==> flow/design.v <==
module reflex_core (
    input wire clk,                   
    input wire rst_n,                 
    input wire signed [15:0] z_pos,   
    input wire signed [15:0] z_vel,   
    input wire signed [15:0] kp_gain,
    input wire signed [15:0] kd_gain,
    input wire signed [15:0] vel_threshold,  
    output reg signed [15:0] u_out,   
    output reg guardian_active        
);
    reg signed [31:0] p_term;
    reg signed [31:0] d_term;
    reg signed [31:0] raw_sum;
    localparam signed [15:0] MAX_OUT = 16'd2000;   
    localparam signed [15:0] MIN_OUT = -16'd2000;  
    always @(posedge clk or negedge rst_n) begin
        if (!rst_n) begin
            u_out <= 16'd0;
            guardian_active <= 1'b0;
            p_term <= 32'd0;
            d_term <= 32'd0;
        end else begin
            if (($signed(z_vel) > $signed(vel_threshold)) || 
                ($signed(z_vel) < -$signed(vel_threshold))) begin
                guardian_active <= 1'b1;
                d_term <= z_vel * (kd_gain <<< 1); 
            end else begin
                guardian_active <= 1'b0;
                d_term <= z_vel * kd_gain;
            end
            p_term <= z_pos * kp_gain;  
            raw_sum = -(p_term + d_term); 
            if (raw_sum > MAX_OUT) 
                u_out <= MAX_OUT;
            else if (raw_sum < MIN_OUT) 
                u_out <= MIN_OUT;
            else
                u_out <= raw_sum[15:0];  
        end
    end
endmodule
# Step by step through the tools: reflex_core
# Tool output for the design above before and after an edit, in the order of the flow.
# Lines under "before" count in the file above, lines under "after" in the edited file.
# "diff" is "after" less "before", of the values as shown; "rel_change_pct" is that difference over "before", in percent.
# Not given: n/a
# design
top_module	reflex_core
clk_port	clk
lib	sky130hd
lib_corner	tt_025C_1v80

# Diff
# The edit as a unified diff against the file above.
# A script made this edit. It changes what the design does and was not meant as an optimisation.
# begin of diff
@@ -19,5 +19,4 @@
             u_out <= 16'd0;
             guardian_active <= 1'b0;
-            p_term <= 32'd0;
             d_term <= 32'd0;
         end else begin
@@ -30,5 +29,4 @@
                 d_term <= z_vel * kd_gain;
             end
-            p_term <= z_pos * kp_gain;  
             raw_sum = -(p_term + d_term); 
             if (raw_sum > MAX_OUT) 
@@ -40,3 +38,4 @@
         end
     end
+    always @(*) p_term = z_pos * kp_gain;
 endmodule
# end of diff

# Elaborated design
# Counts by Yosys on the flattened word-level netlist (proc, flatten, opt, wreduce; memories kept). Register bits leave out memories and registers merged into their read ports (data or address); mux counts leave out enables and synchronous resets folded into registers. Print and check cells are left out.
# bits
item	before	after	diff	rel_change_pct
ff_bits	81	49	-32	-39.51
input_bits	82	82	0	0.00
# op_classes
item	before	after	diff	rel_change_pct
add_sub_neg	3	3	0	0.00
n_mul	3	3	0	0.00
compare	4	4	0	0.00
n_mux	4	4	0	0.00
reduce_and_logical	1	1	0	0.00
# ops
operator	before	after	diff	rel_change_pct
16-bit by 16-bit multiplier with 32-bit output	2	2	0	0.00
16-bit 2-to-1 mux	2	2	0	0.00
32-bit adder	1	1	0	0.00
16-bit > comparator	1	1	0	0.00
32-bit by 12-bit > comparator with 1-bit output (second input constant)	1	1	0	0.00
1-bit logical OR	1	1	0	0.00
16-bit less-than comparator	1	1	0	0.00
32-bit by 12-bit less-than comparator with 1-bit output (second input constant)	1	1	0	0.00
16-bit by 16-bit multiplier with 31-bit output	1	1	0	0.00
1-bit 2-to-1 mux	1	1	0	0.00
32-bit 2-to-1 mux	1	1	0	0.00
16-bit negation	1	1	0	0.00
32-bit negation	1	1	0	0.00

# Depth
# Yosys ltp: most cells in a row. Word level: on the elaborated netlist, between registers, memories and ports. Mapped: between sequential cells and ports; inverters and the memories' decode and read muxes count.
# depth
item	before	after	diff	rel_change_pct
depth_word	5	6	1	20.00
ABC_AREA	0	0	n/a	n/a
mapped_depth	25	26	1	4.00
ltp_nobuf	24	24	0	0.00

# Mapped cells and area
# Yosys stat after the flow's synthesis: flattened, memories mapped to cells. It holds for the ABC_AREA given above (unset counts as 0); a run with the other value may have another netlist.
# by_type
cell	before	after	diff	rel_change_pct
sky130_fd_sc_hd__nor2_1	87	41	-46	-52.87
sky130_fd_sc_hd__inv_1	698	661	-37	-5.30
sky130_fd_sc_hd__ha_1	257	221	-36	-14.01
sky130_fd_sc_hd__dfrtp_1	81	49	-32	-39.51
sky130_fd_sc_hd__and2_1	236	210	-26	-11.02
sky130_fd_sc_hd__nor2b_1	6	30	24	400.00
sky130_fd_sc_hd__fa_1	525	548	23	4.38
sky130_fd_sc_hd__a21o_1	37	18	-19	-51.35
sky130_fd_sc_hd__a21oi_1	74	58	-16	-21.62
sky130_fd_sc_hd__o21ai_0	56	40	-16	-28.57
sky130_fd_sc_hd__mux2_2	12	26	14	116.67
sky130_fd_sc_hd__o21bai_1	12	3	-9	-75.00
sky130_fd_sc_hd__o21ai_1	10	1	-9	-90.00
sky130_fd_sc_hd__o31ai_1	10	1	-9	-90.00
sky130_fd_sc_hd__xnor2_1	76	68	-8	-10.53
sky130_fd_sc_hd__nand3_1	23	15	-8	-34.78
sky130_fd_sc_hd__nand2_1	321	314	-7	-2.18
sky130_fd_sc_hd__o21a_1	23	16	-7	-30.43
# The list need not be complete.
# synth_totals
item	before	after	diff	rel_change_pct
stdcells	2869	2597	-272	-9.48
yosys_area_um2	25879.8	23827.9	-2051.9	-7.93
seq_area_um2	2026.9	1226.2	-800.7	-39.50
ffs	81	49	-32	-39.51
n_buf	81	78	-3	-3.70

# Path before layout
# OpenSTA on the mapped netlist: ideal clock, no wires. The path of least setup slack (recovery checks aside). Input and output delay are each 20% of the period. Register names are those of the netlist, which keeps one name where synthesis merged equal registers.
# synth_timing
item	before	after	diff	rel_change_pct
kind	input port to flip-flop	input port to flip-flop	n/a	n/a
start	input z_vel[15]	input z_pos[15]	n/a	n/a
end	register d_term[30]	register u_out[3]	n/a	n/a
clock_period_ps	8000	8000	0	0.00
t_first_pin_ps	1600	1600	0	0.00
t_arrival_ps	7469	7996	527	7.06
path_slack_ps	406	-68	-474	n/a
delay_ps	5994	6469	475	7.92
driving_pins	22	25	3	13.64
path_buffers	2	1	-1	-50.00
period_less_setup_slack_ps	7594	8068	474	6.24
# "delay_ps" = arrival - input delay + setup time.
# "driving_pins" counts driving pins, that of a launching flip-flop among them; a cell with two outputs on the path counts twice.
# "period_less_setup_slack_ps" = period - worst setup slack (recovery checks aside). The figure is calculated, with input and output delays left at 20% of the set period.
# Between the ends stands the longest chain of elaborated cells between them, by number of cells; it is not shown to be the way that was timed. Of several equally long chains one is given.
# Each line given opens the expression or statement behind the cell; cells for indexed reads and writes are added by Yosys, which also makes memories of some case tables.
# A register here has more assigning lines than the two given.
# synth_between_before
cell_sequence	sky130_fd_sc_hd__clkbuf_1 > sky130_fd_sc_hd__nand2_1 > sky130_fd_sc_hd__inv_1 > sky130_fd_sc_hd__fa_1 > sky130_fd_sc_hd__fa_1 > sky130_fd_sc_hd__fa_1 > sky130_fd_sc_hd__fa_1 > sky130_fd_sc_hd__fa_1 > sky130_fd_sc_hd__inv_1 > sky130_fd_sc_hd__fa_1 > sky130_fd_sc_hd__inv_1 > sky130_fd_sc_hd__ha_1 > sky130_fd_sc_hd__clkbuf_1 > sky130_fd_sc_hd__and3_1 > sky130_fd_sc_hd__nand3_1 > sky130_fd_sc_hd__inv_1 > sky130_fd_sc_hd__o211ai_1 > sky130_fd_sc_hd__a311oi_1 > sky130_fd_sc_hd__a21o_1 > sky130_fd_sc_hd__a21oi_1 > sky130_fd_sc_hd__xnor2_1 > sky130_fd_sc_hd__mux2_2
elab_chain_cells	3
cone_cells	6
cone_classes	mul (2); compare (2); mux (1); reduce/logical (1)
# synth_rtl_before
item	line_no	rtl
from (decl)	5	input wire signed [15:0] z_vel,
16-bit > comparator	24	if (($signed(z_vel) > $signed(vel_threshold)) ||
1-bit logical OR	24
32-bit 2-to-1 mux	24
to (assign)	27	d_term <= z_vel * (kd_gain <<< 1);
to (assign)	30	d_term <= z_vel * kd_gain;
to (decl)	13	reg signed [31:0] d_term;
# synth_between_after
cell_sequence	sky130_fd_sc_hd__clkbuf_1 > sky130_fd_sc_hd__nand2_1 > sky130_fd_sc_hd__inv_1 > sky130_fd_sc_hd__fa_1 > sky130_fd_sc_hd__inv_1 > sky130_fd_sc_hd__fa_1 > sky130_fd_sc_hd__ha_1 > sky130_fd_sc_hd__inv_1 > sky130_fd_sc_hd__fa_1 > sky130_fd_sc_hd__inv_1 > sky130_fd_sc_hd__fa_1 > sky130_fd_sc_hd__inv_1 > sky130_fd_sc_hd__fa_1 > sky130_fd_sc_hd__inv_1 > sky130_fd_sc_hd__ha_1 > sky130_fd_sc_hd__or2_2 > sky130_fd_sc_hd__a21oi_1 > sky130_fd_sc_hd__a211oi_1 > sky130_fd_sc_hd__a311oi_1 > sky130_fd_sc_hd__nand2_1 > sky130_fd_sc_hd__a311o_1 > sky130_fd_sc_hd__xnor2_1 > sky130_fd_sc_hd__nand4_1 > sky130_fd_sc_hd__o41ai_4 > sky130_fd_sc_hd__nor2b_1
elab_chain_cells	6
cone_cells	7
cone_classes	add/sub (2); mul (1); compare (2); mux (2)
# synth_rtl_after
item	line_no	rtl
from (decl)	4	input wire signed [15:0] z_pos,
16-bit by 16-bit multiplier with 32-bit output	40	always @(*) p_term = z_pos * kp_gain;
32-bit adder	31	raw_sum = -(p_term + d_term);
32-bit negation	31
32-bit by 12-bit less-than comparator with 1-bit output	34	else if (raw_sum < MIN_OUT)
16-bit 2-to-1 mux	34
16-bit 2-to-1 mux	32	if (raw_sum > MAX_OUT)
to (assign)	33	u_out <= MAX_OUT;
to (assign)	37	u_out <= raw_sum[15:0];
to (decl)	9	output reg signed [15:0] u_out,

# Worst path after layout
# Path of least setup slack in the final report of the runs of pair 1 (OpenROAD, finished layout, wires in). Where an end is a register, its clock arrival counts in the times.
# The path's times are printed in steps of 10 ps; the period is the one set.
# layout_timing
item	before	after	diff	rel_change_pct
kind	input port to flip-flop	input port to flip-flop	n/a	n/a
start	input kd_gain[14]	input z_pos[3]	n/a	n/a
end	register d_term[25]	register u_out[3]	n/a	n/a
clock_period_ps	7780	7780	0	0.00
t_first_pin_ps	1560	1560	0	0.00
t_arrival_ps	7820	7950	130	1.66
path_slack_ps	190	90	-100	n/a
driving_pins	20	24	4	20.00
path_buffers	2	6	4	200.00
# Between the ends stands the longest chain of elaborated cells between them, by number of cells; it is not shown to be the way that was timed. Of several equally long chains one is given.
# A register here has more assigning lines than the two given.
# layout_between_before
cell_sequence	sky130_fd_sc_hd__clkdlybuf4s50_1 > sky130_fd_sc_hd__buf_4 > sky130_fd_sc_hd__and2_1 > sky130_fd_sc_hd__fa_1 > sky130_fd_sc_hd__fa_1 > sky130_fd_sc_hd__fa_1 > sky130_fd_sc_hd__fa_1 > sky130_fd_sc_hd__fa_1 > sky130_fd_sc_hd__inv_1 > sky130_fd_sc_hd__fa_1 > sky130_fd_sc_hd__inv_1 > sky130_fd_sc_hd__ha_1 > sky130_fd_sc_hd__nor3_1 > sky130_fd_sc_hd__nor2_1 > sky130_fd_sc_hd__and3_1 > sky130_fd_sc_hd__o31a_1 > sky130_fd_sc_hd__or4_1 > sky130_fd_sc_hd__a31oi_1 > sky130_fd_sc_hd__xor2_1 > sky130_fd_sc_hd__o21ai_0
elab_chain_cells	2
cone_cells	3
cone_classes	mul (2); mux (1)
# layout_rtl_before
item	line_no	rtl
from (decl)	7	input wire signed [15:0] kd_gain,
16-bit by 16-bit multiplier with 32-bit output	30	d_term <= z_vel * kd_gain;
32-bit 2-to-1 mux	24	if (($signed(z_vel) > $signed(vel_threshold)) ||
to (assign)	27	d_term <= z_vel * (kd_gain <<< 1);
to (assign)	30
to (decl)	13	reg signed [31:0] d_term;
# layout_between_after
cell_sequence	sky130_fd_sc_hd__buf_2 > sky130_fd_sc_hd__buf_12 > sky130_fd_sc_hd__buf_8 > sky130_fd_sc_hd__nand2_2 > sky130_fd_sc_hd__fa_1 > sky130_fd_sc_hd__fa_1 > sky130_fd_sc_hd__fa_1 > sky130_fd_sc_hd__fa_1 > sky130_fd_sc_hd__fa_1 > sky130_fd_sc_hd__inv_2 > sky130_fd_sc_hd__fa_1 > sky130_fd_sc_hd__inv_2 > sky130_fd_sc_hd__ha_4 > sky130_fd_sc_hd__buf_6 > sky130_fd_sc_hd__a211o_1 > sky130_fd_sc_hd__buf_4 > sky130_fd_sc_hd__a2111o_1 > sky130_fd_sc_hd__o21ba_4 > sky130_fd_sc_hd__xnor2_2 > sky130_fd_sc_hd__nand4b_1 > sky130_fd_sc_hd__or4_4 > sky130_fd_sc_hd__o41ai_4 > sky130_fd_sc_hd__buf_6 > sky130_fd_sc_hd__nor2b_4
elab_chain_cells	6
cone_cells	7
cone_classes	add/sub (2); mul (1); compare (2); mux (2)
# layout_rtl_after
item	line_no	rtl
from (decl)	4	input wire signed [15:0] z_pos,
16-bit by 16-bit multiplier with 32-bit output	40	always @(*) p_term = z_pos * kp_gain;
32-bit adder	31	raw_sum = -(p_term + d_term);
32-bit negation	31
32-bit by 12-bit less-than comparator with 1-bit output	34	else if (raw_sum < MIN_OUT)
16-bit 2-to-1 mux	34
16-bit 2-to-1 mux	32	if (raw_sum > MAX_OUT)
to (assign)	33	u_out <= MAX_OUT;
to (assign)	37	u_out <= raw_sum[15:0];
to (decl)	9	output reg signed [15:0] u_out,

# Measured runs
# Runs of the flow (Yosys, OpenROAD) on both versions; the two runs of a pair have the same settings. The constraints put input and output delay at 20% of the set period each and load the outputs with 0.01 pF.
# settings_pair_1
CORE_UTILIZATION	40
period_ns	7.78
CAP_MARGIN	20
CORE_MARGIN	2
SLEW_MARGIN	20
# results_pair_1
item	before	after	diff	rel_change_pct
ys_area_um2	25879.8	23827.9	-2051.9	-7.93
final_die_area_um2	66749.9	61538.7	-5211.2	-7.81
final_stdcell_area_um2	30486.7	30847.1	360.4	1.18
final_util_pct	47.5	52.4	4.9	n/a
ws_setup_ps	186	86	-100	n/a
timing.setup.tns_ps	0	0	0	n/a
hold_worst_slack_ps	768	777	9	n/a
period_less_ws_ps	7594	7694	100	1.32
# settings_pair_2
ABC_AREA	0
CAP_MARGIN	30
CELL_PAD_IN_SITES_DETAIL_PLACEMENT	0
CORE_MARGIN	10
CORE_UTILIZATION	19
CTS_CLUSTER_SIZE	33
GPL_TIMING_DRIVEN	0
MAX_ROUTING_LAYER	met4
SETUP_SLACK_MARGIN	1.94
period_ns	8.96
SLEW_MARGIN	20
# results_pair_2
item	before	after
ys_area_um2	25879.8	n/a
final_die_area_um2	151372.0	n/a
final_stdcell_area_um2	32473.6	n/a
final_util_pct	24.0	n/a
ws_setup_ps	1562	n/a
timing.setup.tns_ps	0	n/a
hold_worst_slack_ps	864	n/a
period_less_ws_ps	7398	n/a
# pair 2, after: no final report: routing broke off with DRT-0255.
# By "period_less_ws_ps" is meant the clock period of the run minus its worst setup slack. This is arithmetic on one report: input and output delays are still those of the set period (20% each).
